==> flow/design.v <==
module Control(
    input  [5:0] opcode,
    output reg RegDst, Branch, MemRead, MemtoReg,
    output reg [1:0] ALUOp,
    output reg MemWrite, ALUSrc, RegWrite
);
    always @(*) begin
        case (opcode)
            6'b000000: begin  
                RegDst   = 1;
                ALUSrc   = 0;
                MemtoReg = 0;
                RegWrite = 1;
                MemRead  = 0;
                MemWrite = 0;
                Branch   = 0;
                ALUOp    = 2'b10;
            end
            6'b100011: begin  
                RegDst   = 0;
                ALUSrc   = 1;
                MemtoReg = 1;
                RegWrite = 1;
                MemRead  = 1;
                MemWrite = 0;
                Branch   = 0;
                ALUOp    = 2'b00;
            end
            6'b101011: begin  
                RegDst   = 0;
                ALUSrc   = 1;
                MemtoReg = 0;
                RegWrite = 0;
                MemRead  = 0;
                MemWrite = 1;
                Branch   = 0;
                ALUOp    = 2'b00;
            end
            6'b000100: begin  
                RegDst   = 0;
                ALUSrc   = 0;
                MemtoReg = 0;
                RegWrite = 0;
                MemRead  = 0;
                MemWrite = 0;
                Branch   = 1;
                ALUOp    = 2'b01;
            end
            default: begin
                RegDst   = 0;
                ALUSrc   = 0;
                MemtoReg = 0;
                RegWrite = 0;
                MemRead  = 0;
                MemWrite = 0;
                Branch   = 0;
                ALUOp    = 2'b00;
            end
        endcase
    end
endmodule
module ALUControl(
    input  [1:0] ALUOp,
    input  [5:0] funct,
    output reg [3:0] ALUControl
);
    always @(*) begin
        casex ({ALUOp, funct})
            8'b10_100000: ALUControl = 4'b0010;  
            8'b10_100010: ALUControl = 4'b0110;  
            8'b10_100100: ALUControl = 4'b0000;  
            8'b10_100101: ALUControl = 4'b0001;  
            8'b10_101010: ALUControl = 4'b0111;  
            8'b00_xxxxxx: ALUControl = 4'b0010;  
            8'b01_xxxxxx: ALUControl = 4'b0110;  
            default:      ALUControl = 4'b0000;
        endcase
    end
endmodule
module ALU(
    input  [31:0] A,
    input  [31:0] B,
    input  [3:0]  ALUControl,
    output reg [31:0] Result,
    output Zero
);
    assign Zero = (Result == 0);
    always @(*) begin
        case (ALUControl)
            4'b0010: Result = A + B;            
            4'b0110: Result = A - B;            
            4'b0000: Result = A & B;            
            4'b0001: Result = A | B;            
            4'b0111: Result = (A < B) ? 1 : 0;  
            default: Result = 0;
        endcase
    end
endmodule
`timescale 1ns / 1ps
module Get_Instruction(
    input  [31:0] instruction,
    output [5:0] opcode,
    output reg [4:0] rs,
    output reg [4:0] rt,
    output reg [4:0] rd,
    output reg [4:0] shamt,
    output reg [5:0] funct,
    output reg [15:0] immediate,
    output reg isRtype,
    output reg isItype
);
assign opcode = instruction[31:26];
always @(*) begin
    if (opcode == 6'b000000) begin 
        isRtype   = 1'b1;
        isItype   = 1'b0;
        rs        = instruction[25:21];
        rt        = instruction[20:16];
        rd        = instruction[15:11];
        shamt     = instruction[10:6];
        funct     = instruction[5:0];
        immediate = 16'b0;
    end else begin
        isRtype   = 1'b0;
        isItype   = 1'b1;
        rs        = instruction[25:21];
        rt        = instruction[20:16];
        immediate = instruction[15:0];
        rd        = 5'b0;
        shamt     = 5'b0;
        funct     = 6'b0;
    end
end
endmodule 
`timescale 1ns / 1ps
module getoperands(
    output [31:0] operand1,
    output [31:0] operand2,
    input  [4:0] rs,
    input  [4:0] rt,
    input  [4:0] rd,
    input  [31:0] write_data,
    input  RegDst,
    input  RegWrite,
    input  ALUSrc,           
    input  clk
);
    reg [31:0] registers [0:31];
    wire [4:0] write_reg = (RegDst == 1) ? rd : rt;
    assign operand1 = (rs == 5'd0) ? 32'd0 : registers[rs];
    assign operand2 = (ALUSrc == 1) ? 32'd0 : ((rt == 5'd0) ? 32'd0 : registers[rt]);
    always @(posedge clk) begin
        if (RegWrite && write_reg != 5'd0)
            registers[write_reg] <= write_data;
    end
endmodule
module branch_datapath (
    input  wire [31:0] PC,
    input  wire [31:0] reg1,
    input  wire [31:0] reg2,
    input  wire [15:0] imm,
    input  wire        Branch,
    output wire [31:0] nextPC,
    output wire        Zero,
    output wire        BranchTaken
);
    wire [31:0] PC_plus4;
    wire [31:0] imm_ext;
    wire [31:0] imm_shift;
    wire [31:0] branch_addr;
    wire [31:0] alu_result;
    assign PC_plus4   = PC + 32'd4;
    assign imm_ext    = {{16{imm[15]}}, imm};
    assign imm_shift  = imm_ext << 2;
    assign branch_addr = PC_plus4 + imm_shift;
    assign alu_result = reg1 - reg2;
    assign Zero       = (alu_result == 32'd0);
    assign BranchTaken = Branch & Zero;
    assign nextPC     = BranchTaken ? branch_addr : PC_plus4;
endmodule
module mips_core (
    input  wire        clk,
    input  wire        reset,
    output wire [31:0] imem_addr,
    input  wire [31:0] imem_data,
    output wire [31:0] dmem_addr,
    output wire [31:0] dmem_wdata,
    output wire        dmem_we,
    output wire        dmem_re,
    input  wire [31:0] dmem_rdata
);
    reg  [31:0] PC;
    wire [31:0] nextPC;
    wire [5:0]  opcode, funct;
    wire [4:0]  rs, rt, rd, shamt;
    wire [15:0] immediate;
    wire        isRtype, isItype;
    wire RegDst, Branch, MemRead, MemtoReg, MemWrite, ALUSrc, RegWrite;
    wire [1:0]  ALUOp;
    wire [3:0]  ALUCtl;
    wire [31:0] reg1, reg2, alu_b, alu_result, write_back;
    wire        alu_zero, br_zero, br_taken;
    always @(posedge clk or posedge reset) begin
        if (reset)
            PC <= 32'b0;
        else
            PC <= nextPC;
    end
    assign imem_addr = PC;
    Get_Instruction GI (
        .instruction(imem_data),
        .opcode(opcode),
        .rs(rs),
        .rt(rt),
        .rd(rd),
        .shamt(shamt),
        .funct(funct),
        .immediate(immediate),
        .isRtype(isRtype),
        .isItype(isItype)
    );
    Control CTRL (
        .opcode(opcode),
        .RegDst(RegDst),
        .Branch(Branch),
        .MemRead(MemRead),
        .MemtoReg(MemtoReg),
        .ALUOp(ALUOp),
        .MemWrite(MemWrite),
        .ALUSrc(ALUSrc),
        .RegWrite(RegWrite)
    );
    ALUControl ALUCTRL (
        .ALUOp(ALUOp),
        .funct(funct),
        .ALUControl(ALUCtl)
    );
    getoperands RF (
        .operand1(reg1),
        .operand2(reg2),
        .rs(rs),
        .rt(rt),
        .rd(rd),
        .write_data(write_back),
        .RegDst(RegDst),
        .RegWrite(RegWrite),
        .ALUSrc(1'b0),
        .clk(clk)
    );
    assign alu_b = ALUSrc ? {{16{immediate[15]}}, immediate} : reg2;
    ALU ALU0 (
        .A(reg1),
        .B(alu_b),
        .ALUControl(ALUCtl),
        .Result(alu_result),
        .Zero(alu_zero)
    );
    branch_datapath BD (
        .PC(PC),
        .reg1(reg1),
        .reg2(reg2),
        .imm(immediate),
        .Branch(Branch),
        .nextPC(nextPC),
        .Zero(br_zero),
        .BranchTaken(br_taken)
    );
    assign dmem_addr  = alu_result;
    assign dmem_wdata = reg2;
    assign dmem_we    = MemWrite;
    assign dmem_re    = MemRead;
    assign write_back = MemtoReg ? dmem_rdata : alu_result;
endmodule
# From RTL to reports: mips_core
# Each step is given for the RTL above and for the edited RTL.
# "orig" refers to lines of the RTL above, "edited" to lines of the edited file.
# "change": "edited" minus "orig" as printed here. "change_rel_pct": 100 x difference / "orig".
# Operators: Yosys type, input widths -> output width; for muxes data width and select width s.
# Cell names lack the library's common part.
# A cell with n/a has no value.
# setup
design,mips_core
clock,clk
lib,sky130hd
corner,tt_025C_1v80

# Edit of the RTL
# Unified diff, file above to edited file.
# A script made this edit. It changes what the design does and was not meant as an optimisation.
# begin of diff
@@ -184,5 +184,5 @@
     output wire [31:0] imem_addr,
     input  wire [31:0] imem_data,
-    output wire [31:0] dmem_addr,
+    output wire [31:0] dmem_addr_o,
     output wire [31:0] dmem_wdata,
     output wire        dmem_we,
@@ -190,4 +190,8 @@
     input  wire [31:0] dmem_rdata
 );
+    wire [31:0] dmem_addr;
+    reg [31:0] dmem_addr_d1;
+    always @(posedge clk) dmem_addr_d1 <= dmem_addr;
+    assign dmem_addr_o = dmem_addr_d1;
     reg  [31:0] PC;
     wire [31:0] nextPC;
# end of diff

# Elaborated design
# Counts by Yosys on the flattened word-level netlist (proc, flatten, opt, wreduce; memories kept). Register bits leave out memories and registers merged into their read ports (data or address); mux counts leave out enables and synchronous resets folded into registers. Print and check cells are left out. Cells with the same type and inputs are merged into one.
# Memory sizes are those after Yosys's memory passes, which may raise the word count (mostly to a power of two), join words into wider ones and drop unused or constant bits.
# bits
item,orig,edited,change,change_rel_pct
regBits,32,64,32,100.00
mem_bits_rw,1024,1024,0,0.00
mem_count,1,1,0,0.00
input_bits,66,66,0,0.00
out_inout_bits,98,98,0,0.00
wordCells,57,58,1,1.75
# mem_list
item,orig,edited
memory_list,RF.registers 32 x 32 bit 2R1W,RF.registers 32 x 32 bit 2R1W
# op_classes
item,orig,edited,change,change_rel_pct
add_sub_neg,5,5,0,0.00
compare,1,1,0,0.00
eq_ne,12,12,0,0.00
mux,22,22,0,0.00
logic,3,3,0,0.00
reduce_logical,12,12,0,0.00
# ops
cell,orig,edited,change,change_rel_pct
$mux 1,8,8,0,0.00
$mux 32,6,6,0,0.00
$eq 8x8->1 const B,4,4,0,0.00
$reduce_or 2->1,4,4,0,0.00
$mux 5,3,3,0,0.00
$add 32x32->32,2,2,0,0.00
$eq 3x3->1 const B,2,2,0,0.00
$eq 6x6->1 const B,2,2,0,0.00
$logic_not 5->1,2,2,0,0.00
$sub 32x32->32,2,2,0,0.00
$add 32x3->32 const B,1,1,0,0.00
$and 1x1->1,1,1,0,0.00
$and 32x32->32,1,1,0,0.00
$eq 2x1->1 const B,1,1,0,0.00
$eq 3x1->1 const B,1,1,0,0.00
$eq 3x2->1 const B,1,1,0,0.00
$eq 6x3->1 const B,1,1,0,0.00
$logic_and 1x1->1,1,1,0,0.00
$logic_not 2->1,1,1,0,0.00
$logic_not 32->1,1,1,0,0.00
$logic_not 4->1,1,1,0,0.00
$logic_not 6->1,1,1,0,0.00
$lt 32x32->1,1,1,0,0.00
$mux 16,1,1,0,0.00
$mux 6,1,1,0,0.00
$or 32x32->32,1,1,0,0.00
$pmux 2 s2,1,1,0,0.00
$pmux 3 s4,1,1,0,0.00
# The list need not be complete.

# Depth
# Longest topological path by Yosys (ltp), each cell counted once; first at word level (registers and memories cut), then after technology mapping (sequential cells cut; the memories' decode and read muxes count).
# depth
item,orig,edited,change,change_rel_pct
word_depth,9,9,0,0.00
ABC_AREA,0,0,n/a,n/a
mapped_depth,29,29,0,0.00
ltp_nobuf,22,22,0,0.00

# After synthesis
# Source: synth_stat.txt of the flow (Yosys; design flattened, memories mapped). It holds for the ABC_AREA given above (unset counts as 0); a run with the other value may have another netlist.
# by_type
type,orig,edited,change,change_rel_pct
dfxtp_1,0,32,32,n/a
edfxtp_1,1024,1024,0,0.00
mux4_2,614,614,0,0.00
nor2_1,188,188,0,0.00
clkbuf_1,168,168,0,0.00
ha_1,159,159,0,0.00
inv_1,157,157,0,0.00
nand2_1,154,154,0,0.00
a21oi_1,147,147,0,0.00
o21ai_0,92,92,0,0.00
nand2b_1,81,81,0,0.00
a21o_1,75,75,0,0.00
nand3_1,65,65,0,0.00
xnor2_1,55,55,0,0.00
mux2_2,49,49,0,0.00
buf_1,48,48,0,0.00
mux2i_1,40,40,0,0.00
dfrtp_1,30,30,0,0.00
# The list need not be complete.
# synth_totals
item,orig,edited,change,change_rel_pct
cells,3592,3624,32,0.89
synth_area_um2,57506.4,58147.0,640.6,1.11
seq_area_um2,31500.2,32140.8,640.6,2.03
flip_flops,1054,1086,32,3.04
# By module: a second synthesis without flattening, with its own total; a netlist apart from the flattened one above.
# unflattened
item,orig,edited,change,change_rel_pct
hier_cells,3997,4029,32,0.80
area_unflattened_um2,60148.9,60789.6,640.7,1.07
# Rows give one instance, submodules left out.
# by_module_orig
mod,n_inst,n_cells,mod_area_um2
getoperands,1,2283,47403.0
ALU,1,821,5387.7
branch_datapath,1,704,4850.9
mips_core,1,107,1901.8
Get_Instruction,1,58,419.2
Control,1,13,100.1
ALUControl,1,11,86.3
# by_module_edited
mod,n_inst,n_cells,mod_area_um2
getoperands,1,2283,47403.0
ALU,1,821,5387.7
branch_datapath,1,704,4850.9
mips_core,1,139,2542.4
Get_Instruction,1,58,419.2
Control,1,13,100.1
ALUControl,1,11,86.3

# Worst setup path after synthesis
# Path of least setup slack by OpenSTA after synthesis, without wires, with an ideal clock, recovery checks aside; 20% of the period is set as input and as output delay. Where synthesis merged equal registers, the netlist keeps one of their names.
# synth_timing
item,orig,edited,change,change_rel_pct
path_kind,input to output,input to register,n/a,n/a
startpoint,in imem_data[16],in imem_data[21],n/a,n/a
endpoint,out dmem_addr[30],mem RF.registers[0][27],n/a,n/a
clock_period_ns,10.0,10.0,0.0,0.00
input_delay_ns,2.000,2.000,0.000,0.00
output_delay_ns,2.000,n/a,n/a,n/a
setup_ns,n/a,0.377,n/a,n/a
arrival_time_ns,8.474,8.990,0.516,6.09
required_time_ns,8.000,9.623,1.623,20.29
setup_slack_ns,-0.474,0.633,1.107,n/a
delay_ns,6.474,7.367,0.893,13.79
path_stages,28,24,-4,-14.29
synth_period_reached_ns,10.474,9.367,-1.107,-10.57
# "delay_ns" = arrival - input delay + setup time.
# At an output port there is no setup time.
# "path_stages" counts driving pins, that of a launching flip-flop among them; a cell with two outputs on the path counts twice.
# "synth_period_reached_ns" = period - worst setup slack (recovery checks aside). The figure is calculated, with input and output delays left at 20% of the set period.
# The rows between start and end are the longest chain of elaborated cells between them; the timing report does not say that the signal goes this way. Where chains are equally long, one stands for them.
# Each line given opens the expression or statement behind the cell; cells for indexed reads and writes are added by Yosys, which also makes memories of some case tables.
# A memory read counts as a cell of the chain, while the word-level depth stops at memories.
# synth_via_orig
path_cell_list,buf_6 > buf_6 > buf_6 > buf_2 > buf_2 > buf_1 > buf_1 > mux4_2 > mux4_2 > mux2i_1 > nor2_1 > nand2_1 > nand2_1 > ha_1 > fa_1 > a21oi_1 > o21bai_1 > a21o_1 > a21o_1 > a21oi_1 > o21ai_0 > o221ai_1 > o21ai_0 > o21a_1 > a221o_1 > a21oi_1 > mux2i_1 > o21ai_0
elab_chain_len,5
# synth_lines_orig
item,line_no,source
start: declaration,185,"input  wire [31:0] imem_data,"
$mem_v2 32x32,148,reg [31:0] registers [0:31];
$mux 32,151,assign operand2 = (ALUSrc == 1) ? 32'd0 : ((rt == 5'd0) ? 32'd0 : registers[rt]);
$mux 32,250,"assign alu_b = ALUSrc ? {{16{immediate[15]}}, immediate} : reg2;"
$sub 32x32->32,91,4'b0110: Result = A - B;
$pmux 32 s5,89,case (ALUControl)
end: declaration,186,"output wire [31:0] dmem_addr,"
# Some nets on the timed path still bear RTL names; the line given drives or declares the net.
# synth_nets_orig
signal,line_no,source
dmem_wdata[0],187,"output wire [31:0] dmem_wdata,"
# synth_via_edited
path_cell_list,clkbuf_1 > clkbuf_1 > clkbuf_1 > buf_1 > clkbuf_1 > mux4_2 > mux4_2 > nand2_1 > a21o_1 > inv_1 > ha_1 > o21bai_1 > a21o_1 > a2111oi_0 > o21ai_0 > a31oi_1 > o21bai_1 > a311oi_1 > o21ai_0 > a21o_1 > a21oi_1 > nor4bb_1 > o21bai_1 > a21oi_1
# synth_lines_edited
item,line_no,source
start: declaration,185,"input  wire [31:0] imem_data,"
end: declaration,148,reg [31:0] registers [0:31];
# edited: Chain of elaborated cells between the ends: none given.

# Path in the finished layout
# From the final timing report of the runs of pair 1: the path of least setup slack in the routed layout; clock arrival at registers is part of the times.
# layout_timing
item,orig,edited,change,change_rel_pct
path_kind,input to output,input to register,n/a,n/a
startpoint,in imem_data[16],in imem_data[16],n/a,n/a
endpoint,out dmem_addr[28],mem RF.registers[6][0],n/a,n/a
clock_period_ns,10.0,10.0,0.0,0.00
input_delay_ns,2.00,2.00,0.00,0.00
output_delay_ns,2.00,n/a,n/a,n/a
setup_ns,n/a,0.26,n/a,n/a
arrival_time_ns,7.74,9.08,1.34,17.31
required_time_ns,8.00,10.50,2.50,31.25
setup_slack_ns,0.26,1.42,1.16,n/a
path_stages,27,23,-4,-14.81
# The rows between start and end are the longest chain of elaborated cells between them; the timing report does not say that the signal goes this way. Where chains are equally long, one stands for them.
# A memory read counts as a cell of the chain, while the word-level depth stops at memories.
# layout_via_orig
path_cell_list,buf_12 > mux4_2 > mux4_2 > mux2i_1 > buf_4 > nor2_1 > nand2_1 > nand2_1 > ha_2 > fa_1 > a21oi_2 > o21bai_1 > a21o_1 > a21o_1 > a21oi_1 > buf_4 > o21ai_1 > o221ai_2 > o21ai_1 > o21a_1 > buf_4 > a31o_2 > o22ai_1 > nor2_1 > o221ai_1 > buf_4 > clkdlybuf4s50_1
elab_chain_len,5
# layout_lines_orig
item,line_no,source
start: declaration,185,"input  wire [31:0] imem_data,"
$mem_v2 32x32,148,reg [31:0] registers [0:31];
$mux 32,151,assign operand2 = (ALUSrc == 1) ? 32'd0 : ((rt == 5'd0) ? 32'd0 : registers[rt]);
$mux 32,250,"assign alu_b = ALUSrc ? {{16{immediate[15]}}, immediate} : reg2;"
$sub 32x32->32,91,4'b0110: Result = A - B;
$pmux 32 s5,89,case (ALUControl)
end: declaration,186,"output wire [31:0] dmem_addr,"
# edited: The path ends at the data pin of a flip-flop with enable; ways to the enable are not counted.
# layout_via_edited
path_cell_list,buf_8 > buf_4 > mux4_2 > mux4_2 > nand2_1 > a21oi_1 > nand2_1 > o21ai_0 > ha_1 > inv_1 > a21oi_1 > o21ai_0 > a41oi_1 > o211ai_1 > a311o_1 > a21oi_1 > o31ai_1 > buf_4 > a21oi_1 > o31a_1 > nor3b_1 > o21ai_0 > mux2_2
elab_chain_len,8
# layout_lines_edited
item,line_no,source
start: declaration,185,"input  wire [31:0] imem_data,"
$mem_v2 32x32,148,reg [31:0] registers [0:31];
$mux 32,151,assign operand2 = (ALUSrc == 1) ? 32'd0 : ((rt == 5'd0) ? 32'd0 : registers[rt]);
$mux 32,254,"assign alu_b = ALUSrc ? {{16{immediate[15]}}, immediate} : reg2;"
$lt 32x32->1,94,4'b0111: Result = (A < B) ? 1 : 0;
$mux 1,94,
$pmux 32 s5,89,case (ALUControl)
$mux 32,276,assign write_back = MemtoReg ? dmem_rdata : alu_result;
$mux 32,153,if (RegWrite && write_reg != 5'd0)
end: declaration,148,
# Some nets on the timed path still bear RTL names; the line given drives or declares the net.
# layout_nets_edited
signal,line_no
ALU0.Result[0],89

# Measured runs
# Runs of the flow (Yosys, OpenROAD) on both versions; the two runs of a pair have the same settings. The constraints put input and output delay at 20% of the set period each and load the outputs with 0.01 pF.
# flow_settings_pair_1
CORE_UTILIZATION,45
PLACE_DENSITY,0.6
period_ns,10.0
CAP_MARGIN,20
CORE_MARGIN,2
SLEW_MARGIN,20
# measured_pair_1
item,orig,edited,change,change_rel_pct
yosys.chip_area_um2,57506.4,58147.0,640.6,1.11
dieArea_um2,130668.0,132107.0,1439.0,1.10
cell_area_final_um2,67249.5,65967.0,-1282.5,-1.91
fin_util_pct,52.9,51.6,-1.3,n/a
worst_setup_slack_ns,0.256,1.422,1.166,n/a
fin_tns_ns,0.000,0.000,0.000,n/a
fin_hold_ws_ns,0.600,0.674,0.074,n/a
final_power_w,0.01239,0.012444,0.000054,0.44
achieved_period_ns,9.744,8.578,-1.166,-11.97
# flow_settings_pair_2
ABC_AREA,1
CAP_MARGIN,30
CELL_PAD_IN_SITES_DETAIL_PLACEMENT,1
CELL_PAD_IN_SITES_GLOBAL_PLACEMENT,3
CORE_UTILIZATION,23
GPL_TIMING_DRIVEN,1
MAX_ROUTING_LAYER,met5
PLACE_DENSITY,0.81
SETUP_SLACK_MARGIN,0.47
period_ns,11.0
CORE_MARGIN,2
SLEW_MARGIN,20
# measured_pair_2
item,orig,edited,change,change_rel_pct
yosys.chip_area_um2,60533.1,61173.7,640.6,1.06
dieArea_um2,267305.0,270114.0,2809.0,1.05
cell_area_final_um2,71715.0,71842.7,127.7,0.18
fin_util_pct,27.4,27.1,-0.3,n/a
worst_setup_slack_ns,0.725,2.218,1.493,n/a
fin_tns_ns,0.000,0.000,0.000,n/a
fin_hold_ws_ns,0.642,0.628,-0.014,n/a
final_power_w,0.012176,0.012515,0.000339,2.78
achieved_period_ns,10.275,8.782,-1.493,-14.53
# "achieved_period_ns" is the run's clock period less its worst setup slack. It is reckoned from that one timing run; input and output delays stay at 20% of the period that was set.
# "final_power_w" rests on the timing tool's default activity at the inputs, not on a simulated workload.
